==> flow/design.v <==
module bit_fifo #(parameter DEPTH = 768) (
	input clk,
	input reset,
	input din,
	input wr_en,
	input rd_en,
	output reg q,
	output empty,
	output full
);
	localparam AW = $clog2(DEPTH);
	localparam CW = $clog2(DEPTH+1);
	reg mem [0:DEPTH-1];
	reg [AW-1:0] wr_ptr;
	reg [AW-1:0] rd_ptr;
	reg [CW-1:0] count;
	wire do_wr = wr_en & ~full;
	wire do_rd = rd_en & ~empty;
	assign empty = (count == 0);
	assign full = (count == DEPTH);
	always @(posedge clk) begin
		if (do_wr)
			mem[wr_ptr] <= din;
	end
	always @(posedge clk) begin
		if (reset) begin
			wr_ptr <= 0;
			rd_ptr <= 0;
			count <= 0;
			q <= 0;
		end else begin
			if (do_wr)
				wr_ptr <= (wr_ptr == DEPTH-1) ? {AW{1'b0}} : wr_ptr + 1'b1;
			if (do_rd) begin
				q <= mem[rd_ptr];
				rd_ptr <= (rd_ptr == DEPTH-1) ? {AW{1'b0}} : rd_ptr + 1'b1;
			end
			if (do_wr & ~do_rd)
				count <= count + 1'b1;
			else if (do_rd & ~do_wr)
				count <= count - 1'b1;
		end
	end
endmodule
module ledDriver(input clk, input reset, output reg led, input data, input lastBit, input start, output finish, output reg read);
	reg running;
	reg resCounting;
	reg[4:0] count;
	always @(posedge clk) begin
		if (reset || ~running) begin
			count<=0;
		end else begin
			if (count!=24) begin
				count <= count + 1;
			end else begin
			 count <=0;
			end
		end
	end
  reg firstbit;
	always @(posedge clk) begin
	  if (reset) begin
	    running <= 0;
	    firstbit <= 1;	   
		read <= 0;
		resCounting <= 0;
	  end else begin
	    if (~running & start) begin
	      running <= 1;
	      firstbit <= 1;
	    end else if (running) begin
	      firstbit<=0;
	      if (lastBit && count==24) begin
	        running <= 0;
	        resCounting <= 1;	 
			read <= 0;
	      end else if (count==0 && ~firstbit) begin
			read <= 1;
	      end else read <= 0;
	    end else if (resCounting && finish) begin
	      resCounting <= 0;
	    end
	  end
	end
	always @(posedge clk) begin
		if (reset || ~running) begin
			led <= 0;
		end else begin
			if (count==0) begin
				led <= 1;
			end else if ( (count==8 && ~data) || (count==16 && data)) begin
				led<=0;
			end
		end
	end
	reg [10:0] resCounter;
	always @(posedge clk) begin
	  if (reset || ~resCounting) begin
	    resCounter<=0;
	  end else begin
	    resCounter <= resCounter+1;
	  end
	end
	assign finish = resCounter==11'h7FF;
endmodule
module ws2812_top(input clk, input reset, input spi_valid, input spi_data, output led);
	parameter NUM_LEDS = 32;
	localparam NUM_BITS = NUM_LEDS*24;
	reg switch;
	wire q1,q2;
	reg[12:0] writeCount;
	wire read;	
	wire write ;		   	   
	wire empty1, empty2;
	reg justSwitched;
	bit_fifo #(.DEPTH(NUM_BITS)) fifo1(
		.clk(clk),
		.reset(reset),
		.din(spi_data),
		.wr_en(spi_valid & ~switch & write),
		.rd_en(read & switch),
		.q(q1),
		.empty(empty1),
		.full()
	);	   
	bit_fifo #(.DEPTH(NUM_BITS)) fifo2(
		.clk(clk),
		.reset(reset),
		.din(spi_data),
		.wr_en(spi_valid & switch & write),
		.rd_en(read & ~switch),
		.q(q2),
		.empty(empty2),
		.full()
	);		  
	wire readData;
	assign readData = switch ? q1 : q2;
	wire empty;
	assign empty = switch ? empty1 : empty2;
	wire ledFinished;  
	wire readDriver;
	assign read = readDriver | justSwitched;
	ledDriver ledDriver_inst(
		.clk(clk),
		.reset(reset),
		.led(led),
		.data(readData),   
		.lastBit(empty),
		.start(justSwitched),
		.finish(ledFinished),
		.read(readDriver)				  
	);
	reg ledRealFinished;
	reg firstRun;
	always @(posedge clk) begin
		if (reset) begin
			firstRun <= 1;		 
			ledRealFinished <= 1;
		end else begin
			if (justSwitched) begin
				firstRun <= 0;				
			end
			if (ledFinished)
				ledRealFinished <= 1;
			else if (justSwitched)
				ledRealFinished <= 0;
		end
	end
	reg spiFinished;
	reg seenSwitch;
	assign write = ~spiFinished | (seenSwitch!=switch);	
	wire spiRealFinished;
	assign spiRealFinished = spiFinished & (seenSwitch==switch);
	always @(posedge clk) begin
		if (reset) begin 
			writeCount <= 0;
			spiFinished <= 0;
			seenSwitch <= 0;
		end else if (spi_valid) begin
			if (writeCount==NUM_BITS-1) begin   
				if (seenSwitch!=switch) begin
					writeCount <= 1;  
					spiFinished <= 0;
				end else begin
					spiFinished <= 1;
				end
			end else begin
				writeCount <= writeCount + 1;
				spiFinished <= 0;		 
				seenSwitch <= switch;
			end
		end
	end			 
	always @(posedge clk) begin
		if (reset) begin
			switch <= 0;			  
			justSwitched <= 0;
		end else begin	
			if ((firstRun | ledRealFinished) & spiRealFinished) begin
				switch <= ~switch;
				justSwitched <= 1;
			end else
				justSwitched <= 0;
		end
	end	
endmodule
### Tool chain data of ws2812_top

Tool output for the design above before and after an edit, in the order of the flow.
"unedited" refers to lines of the RTL above, "edited" to lines of the edited file.
"difference" is "edited" less "unedited", of the values as shown; "rel. change" is that difference over "unedited", in percent.
Library cell names are shortened.
The mark - stands for no value.

| design | value |
|---|---|
| top module | ws2812_top |
| clock port | clk |
| cell library | sky130hd |
| timing corner | tt_025C_1v80 |

### The edit

Unified diff, file above to edited file.
The edit is scripted: it alters the design's behaviour and was not made to optimise anything.

```diff
@@ -15,5 +15,6 @@
 	reg [AW-1:0] rd_ptr;
 	reg [CW-1:0] count;
-	wire do_wr = wr_en & ~full;
+	reg do_wr;
+	always @(posedge clk) do_wr <= wr_en & ~full;
 	wire do_rd = rd_en & ~empty;
 	assign empty = (count == 0);
```

### Word-level counts

Source: Yosys, flattened and elaborated, memories not mapped. Widths are those after wreduce. Registers that Yosys merges into a memory's read port (data or address) are not register bits. Print and check cells do not count. Equal cells are merged and count once.
Memory sizes are those after Yosys's memory passes, which may raise the word count (mostly to a power of two), join words into wider ones and drop unused or constant bits.

Storage and ports:

| item | unedited | edited | difference | rel. change (%) |
|---|---|---|---|---|
| memory bits (writable) | 1536 | 1536 | 0 | 0.00 |
| memories kept | 2 | 2 | 0 | 0.00 |
| input port bits | 4 | 4 | 0 | 0.00 |
| word width x clocked read ports | 2 | 2 | 0 | 0.00 |
| word-level cells | 139 | 141 | +2 | +1.44 |
| bits in registers | 100 | 102 | +2 | +2.00 |
| output and inout port bits | 1 | 1 | 0 | 0.00 |

Cells by class:

| item | unedited | edited | difference | rel. change (%) |
|---|---|---|---|---|
| add/sub/neg operators | 11 | 11 | 0 | 0.00 |
| eq/ne operators | 16 | 16 | 0 | 0.00 |
| mux-type cells | 31 | 31 | 0 | 0.00 |
| bitwise gates (word level) | 37 | 37 | 0 | 0.00 |
| reduce/logical cells | 22 | 22 | 0 | 0.00 |

Memories:

| item | unedited | edited |
|---|---|---|
| shape (words x width / read and write ports) | fifo1.mem 768 x 1 bit 1R1W; fifo2.mem 768 x 1 bit 1R1W | fifo1.mem 768 x 1 bit 1R1W; fifo2.mem 768 x 1 bit 1R1W |

Operator kinds equal on both sides are left out: 29.

### Longest topological paths

Yosys ltp: most cells in a row. Word level: on the elaborated netlist, between registers, memories and ports. Mapped: between sequential cells and ports; inverters and the memories' decode and read muxes count.

Logic depth:

| item | unedited | edited | difference | rel. change (%) |
|---|---|---|---|---|
| depth after elaboration | 8 | 6 | -2 | -25.00 |
| ABC_AREA | 0 | 0 | - | - |
| gate-level depth with buffers | 18 | 16 | -2 | -11.11 |
| depth with buffers taken out | 17 | 16 | -1 | -5.88 |

### Mapped cells and area

Source: synth_stat.txt of the flow (Yosys; design flattened, memories mapped). It holds for the ABC_AREA given above (unset counts as 0); a run with the other value may have another netlist.

Cells by type:

| cell | unedited | edited | difference | rel. change (%) |
|---|---|---|---|---|
| clkbuf_1 | 355 | 282 | -73 | -20.56 |
| mux4_2 | 352 | 287 | -65 | -18.47 |
| buf_1 | 14 | 73 | +59 | +421.43 |
| mux4_1 | 0 | 42 | +42 | - |
| a22oi_1 | 13 | 52 | +39 | +300.00 |
| nand3_1 | 43 | 70 | +27 | +62.79 |
| nand2_1 | 232 | 206 | -26 | -11.21 |
| a21oi_1 | 79 | 102 | +23 | +29.11 |
| a221oi_1 | 26 | 45 | +19 | +73.08 |
| mux2i_1 | 152 | 169 | +17 | +11.18 |
| buf_8 | 5 | 19 | +14 | +280.00 |
| buf_4 | 21 | 8 | -13 | -61.90 |
| a211oi_1 | 22 | 10 | -12 | -54.55 |
| o21ai_0 | 59 | 48 | -11 | -18.64 |
| buf_6 | 15 | 25 | +10 | +66.67 |
| buf_12 | 0 | 10 | +10 | - |
| nor3_1 | 44 | 38 | -6 | -13.64 |
| nor2b_1 | 15 | 21 | +6 | +40.00 |

Cell types equal on both sides are left out: 8.
The list need not be complete.

Synthesis totals:

| item | unedited | edited | difference | rel. change (%) |
|---|---|---|---|---|
| area of sequential cells (µm²) | 48166.2 | 48206.2 | +40.0 | +0.08 |
| cells in the netlist | 5181 | 5261 | +80 | +1.54 |
| buffer cells | 455 | 470 | +15 | +3.30 |
| flip-flop cells | 1638 | 1640 | +2 | +0.12 |
| synthesis area (µm²) | 71454.8 | 72264.3 | +809.5 | +1.13 |

By module: a second synthesis without flattening, with its own total; a netlist apart from the flattened one above.

Second synthesis, totals:

| item | unedited | edited | difference | rel. change (%) |
|---|---|---|---|---|
| cells (unflattened synthesis) | 5245 | 5365 | +120 | +2.29 |
| area total of the unflattened synthesis (µm²) | 72159.2 | 72537.1 | +377.9 | +0.52 |

Rows give one instance, submodules left out.

Modules, unedited:

| module | cells | area (µm²) | instances | seq. area (µm²) |
|---|---|---|---|---|
| bit_fifo #(DEPTH=768) | 2513 | 35111.2 | 2 | 23682.7 |
| ws2812_top | 123 | 1037.2 | 1 | 380.4 |
| ledDriver | 96 | 899.6 | 1 | 420.4 |

Modules, edited:

| module | cells | area (µm²) | instances | seq. area (µm²) |
|---|---|---|---|---|
| bit_fifo #(DEPTH=768) | 2573 | 35300.1 | 2 | 23702.7 |
| ws2812_top | 123 | 1037.2 | 1 | 380.4 |
| ledDriver | 96 | 899.6 | 1 | 420.4 |

### Timing after synthesis

OpenSTA on the mapped netlist: ideal clock, no wires. The path of least setup slack (recovery checks aside). Input and output delay are each 20% of the period. Register names are those of the netlist, which keeps one name where synthesis merged equal registers.

Timing path post-synthesis:

| item | unedited | edited | difference | rel. change (%) |
|---|---|---|---|---|
| path kind | in2reg | in2reg | - | - |
| from | in spi_valid | in spi_valid | - | - |
| to | reg fifo1.count[8] | reg writeCount[7] | - | - |
| clock period (ns) | 48.9 | 48.9 | 0.0 | 0.00 |
| time at the first pin (ns) | 9.780 | 9.780 | 0.000 | 0.00 |
| slack (ns) | 35.838 | 38.074 | +2.236 | - |
| setup time (ns) | 0.070 | 0.065 | -0.005 | - |
| data required time (ns) | 48.830 | 48.835 | +0.005 | +0.01 |
| arrival time (ns) | 12.992 | 10.761 | -2.231 | -17.17 |
| external input delay (ns) | 9.780 | 9.780 | 0.000 | 0.00 |
| stages on the path | 15 | 7 | -8 | -53.33 |
| path buffers | 1 | 1 | 0 | 0.00 |
| path delay (ns) | 3.282 | 1.046 | -2.236 | -68.13 |
| period reached after synthesis (ns) | 13.062 | 10.826 | -2.236 | -17.12 |

"path delay" = arrival - input delay + setup time.
"stages on the path": output pins that drive a net of the path, with the launching flip-flop's if there is one; two outputs of one cell count as two.
"period reached after synthesis" = period - worst setup slack (recovery checks aside). The figure is calculated, with input and output delays left at 20% of the set period.
The rows between start and end are the longest chain of elaborated cells between them; the timing report does not say that the signal goes this way. Where chains are equally long, one stands for them.
A line is the first line of the expression or statement that the cell stems from. Yosys adds cells for indexed reads and writes and turns some case tables into memories.
A register here has more assigning lines than the two given.

| between the ends, post-synthesis, unedited | value |
|---|---|
| cell sequence | clkbuf_1 o21ai_0 nor3_2 ha_1 inv_1 ha_1 nor2b_1 o21ai_0 a21boi_0 o21ai_0 a21boi_0 o21a_1 o21ai_0 or3b_2 a21oi_1 |
| length of the longest elaborated chain | 7 |
| elaborated cells on any way between the ends | 9 |
| source lines of those cells | 4 |
| those cells by class | mux (2); logic (6); reduce/logical (1) |

RTL lines, path post-synthesis, unedited:

| item | line | source |
|---|---|---|
| from (decl) | 106 | `module ws2812_top(input clk, input reset, input spi_valid, input spi_data, output led);` |
| 1-bit bitwise AND (2 in a row) | 120 | `.wr_en(spi_valid & ~switch & write),` |
| 1-bit bitwise AND | 17 | `wire do_wr = wr_en & ~full;` |
| 1-bit inverter | 40 | `else if (do_rd & ~do_wr)` |
| 1-bit bitwise AND | 40 |  |
| 10-bit 2-to-1 mux | 40 |  |
| 10-bit 2-to-1 mux | 38 | `if (do_wr & ~do_rd)` |
| to (assign) | 39 | `count <= count + 1'b1;` |
| to (assign) | 41 | `count <= count - 1'b1;` |
| to (decl) | 16 | `reg [CW-1:0] count;` |

Nets of the timed path that keep an RTL name, with a line that drives or declares them; the list need not be complete.

Named nets, post-synthesis, unedited:

| net | line |
|---|---|
| fifo1.do_wr | 17 |

| between the ends, post-synthesis, edited | value |
|---|---|
| cell sequence | nand2b_1 nor2_1 and3_1 clkbuf_1 nand3_1 mux2_2 nor2_1 |
| length of the longest elaborated chain | 1 |
| elaborated cells on any way between the ends | 1 |
| source lines of those cells | 0 |
| those cells by class | reduce/logical (1) |

RTL lines, path post-synthesis, edited:

| item | line | source |
|---|---|---|
| from (decl) | 107 | `module ws2812_top(input clk, input reset, input spi_valid, input spi_data, output led);` |
| 2-bit AND reduction | - |  |
| to (assign) | 177 | `writeCount <= 0;` |
| to (assign) | 189 | `writeCount <= writeCount + 1;` |
| to (decl) | 112 | `reg[12:0] writeCount;` |

### Timing after layout

Path of least setup slack in the final report of each run of pair 1 (OpenROAD, finished layout, wires in). Where an end is a register, its clock arrival counts in the times.

Timing path after layout:

| item | unedited | edited | difference | rel. change (%) |
|---|---|---|---|---|
| path kind | in2reg | reg2reg | - | - |
| from | in spi_valid | reg fifo1.rd_ptr[1] | - | - |
| to | reg fifo1.count[8] | reg fifo1.q | - | - |
| slack (ns) | 7.09 | 8.60 | +1.51 | - |
| path buffers | 1 | 2 | +1 | +100.00 |
| data required time (ns) | 14.22 | 14.17 | -0.05 | -0.35 |
| clock period (ns) | 13.5 | 13.5 | 0.0 | 0.00 |
| setup time (ns) | 0.07 | 0.12 | +0.05 | - |
| arrival time (ns) | 7.13 | 5.58 | -1.55 | -21.74 |
| time at the first pin (ns) | 2.70 | 0.80 | -1.90 | -70.37 |
| external input delay (ns) | 2.70 | - | - | - |
| stages on the path | 15 | 10 | -5 | -33.33 |

The rows between start and end are the longest chain of elaborated cells between them; the timing report does not say that the signal goes this way. Where chains are equally long, one stands for them.
A register here has more assigning lines than the two given.

| between the ends, after layout, unedited | value |
|---|---|
| cell sequence | clkdlybuf4s50_1 o21ai_0 nor3_2 ha_1 inv_1 ha_1 nor2b_1 o21ai_0 a21boi_0 o21ai_0 a21boi_0 o21a_1 o21ai_0 or3b_2 a21oi_1 |
| length of the longest elaborated chain | 7 |
| elaborated cells on any way between the ends | 9 |
| source lines of those cells | 4 |
| those cells by class | mux (2); logic (6); reduce/logical (1) |

RTL lines, path after layout, unedited:

| item | line | source |
|---|---|---|
| from (decl) | 106 | `module ws2812_top(input clk, input reset, input spi_valid, input spi_data, output led);` |
| 1-bit bitwise AND (2 in a row) | 120 | `.wr_en(spi_valid & ~switch & write),` |
| 1-bit bitwise AND | 17 | `wire do_wr = wr_en & ~full;` |
| 1-bit inverter | 40 | `else if (do_rd & ~do_wr)` |
| 1-bit bitwise AND | 40 |  |
| 10-bit 2-to-1 mux | 40 |  |
| 10-bit 2-to-1 mux | 38 | `if (do_wr & ~do_rd)` |
| to (assign) | 39 | `count <= count + 1'b1;` |
| to (assign) | 41 | `count <= count - 1'b1;` |
| to (decl) | 16 | `reg [CW-1:0] count;` |

Nets of the timed path that keep an RTL name, with a line that drives or declares them; the list need not be complete.

Named nets, after layout, unedited:

| net | line |
|---|---|
| fifo1.do_wr | 17 |

| between the ends, after layout, edited | value |
|---|---|
| cell sequence | dfxtp_4 buf_4 buf_4 mux4_2 mux4_2 mux2_2 a21oi_1 nor2_1 a211oi_1 o32ai_1 |

RTL lines, path after layout, edited:

| item | line | source |
|---|---|---|
| from (decl) | 15 | `reg [AW-1:0] rd_ptr;` |
| from (assign) | 29 | `rd_ptr <= 0;` |
| from (assign) | 37 | `rd_ptr <= (rd_ptr == DEPTH-1) ? {AW{1'b0}} : rd_ptr + 1'b1;` |
| to (decl) | 7 | `output reg q,` |

edited: No chain of elaborated cells between the ends is given.

### Layout results

Runs of the flow (Yosys, OpenROAD) on both versions; the two runs of a pair have the same settings. The constraints put input and output delay at 20% of the set period each and load the outputs with 0.01 pF.

| flow settings, pair 1 | value |
|---|---|
| CORE_UTILIZATION | 45 |
| PLACE_DENSITY | 0.6 |
| period_ns | 13.5 |
| CAP_MARGIN | 20 |
| CORE_MARGIN | 2 |
| SLEW_MARGIN | 20 |

Final reports, pair 1:

| item | unedited | edited | difference | rel. change (%) |
|---|---|---|---|---|
| chip area after synthesis (Yosys) (µm²) | 71454.8 | 72264.3 | +809.5 | +1.13 |
| die outline area (µm²) | 161990.0 | 163810.0 | +1820.0 | +1.12 |
| post-route worst hold slack (ns) | 0.451 | 0.453 | +0.002 | - |
| lowest setup slack (ns) | 7.086 | 8.597 | +1.511 | - |
| utilization after routing | 0.499 | 0.493 | -0.006 | - |
| standard-cell area of the final layout (µm²) | 78846.9 | 78957.0 | +110.1 | +0.14 |

| flow settings, pair 2 | value |
|---|---|
| CELL_PAD_IN_SITES_DETAIL_PLACEMENT | 0 |
| CORE_ASPECT_RATIO | 1.13 |
| CORE_MARGIN | 9 |
| CORE_UTILIZATION | 59 |
| MAX_ROUTING_LAYER | met5 |
| SETUP_SLACK_MARGIN | -0.68 |
| period_ns | 8.71 |
| CAP_MARGIN | 20 |
| SLEW_MARGIN | 20 |

Final reports, pair 2:

| item | unedited | edited | difference | rel. change (%) |
|---|---|---|---|---|
| chip area after synthesis (Yosys) (µm²) | 71454.8 | 72264.3 | +809.5 | +1.13 |
| die outline area (µm²) | 133985.0 | 135426.0 | +1441.0 | +1.08 |
| post-route worst hold slack (ns) | 0.447 | 0.456 | +0.009 | - |
| lowest setup slack (ns) | 3.236 | 4.602 | +1.366 | - |
| utilization after routing | 0.648 | 0.644 | -0.004 | - |
| standard-cell area of the final layout (µm²) | 77862.2 | 78402.7 | +540.5 | +0.69 |
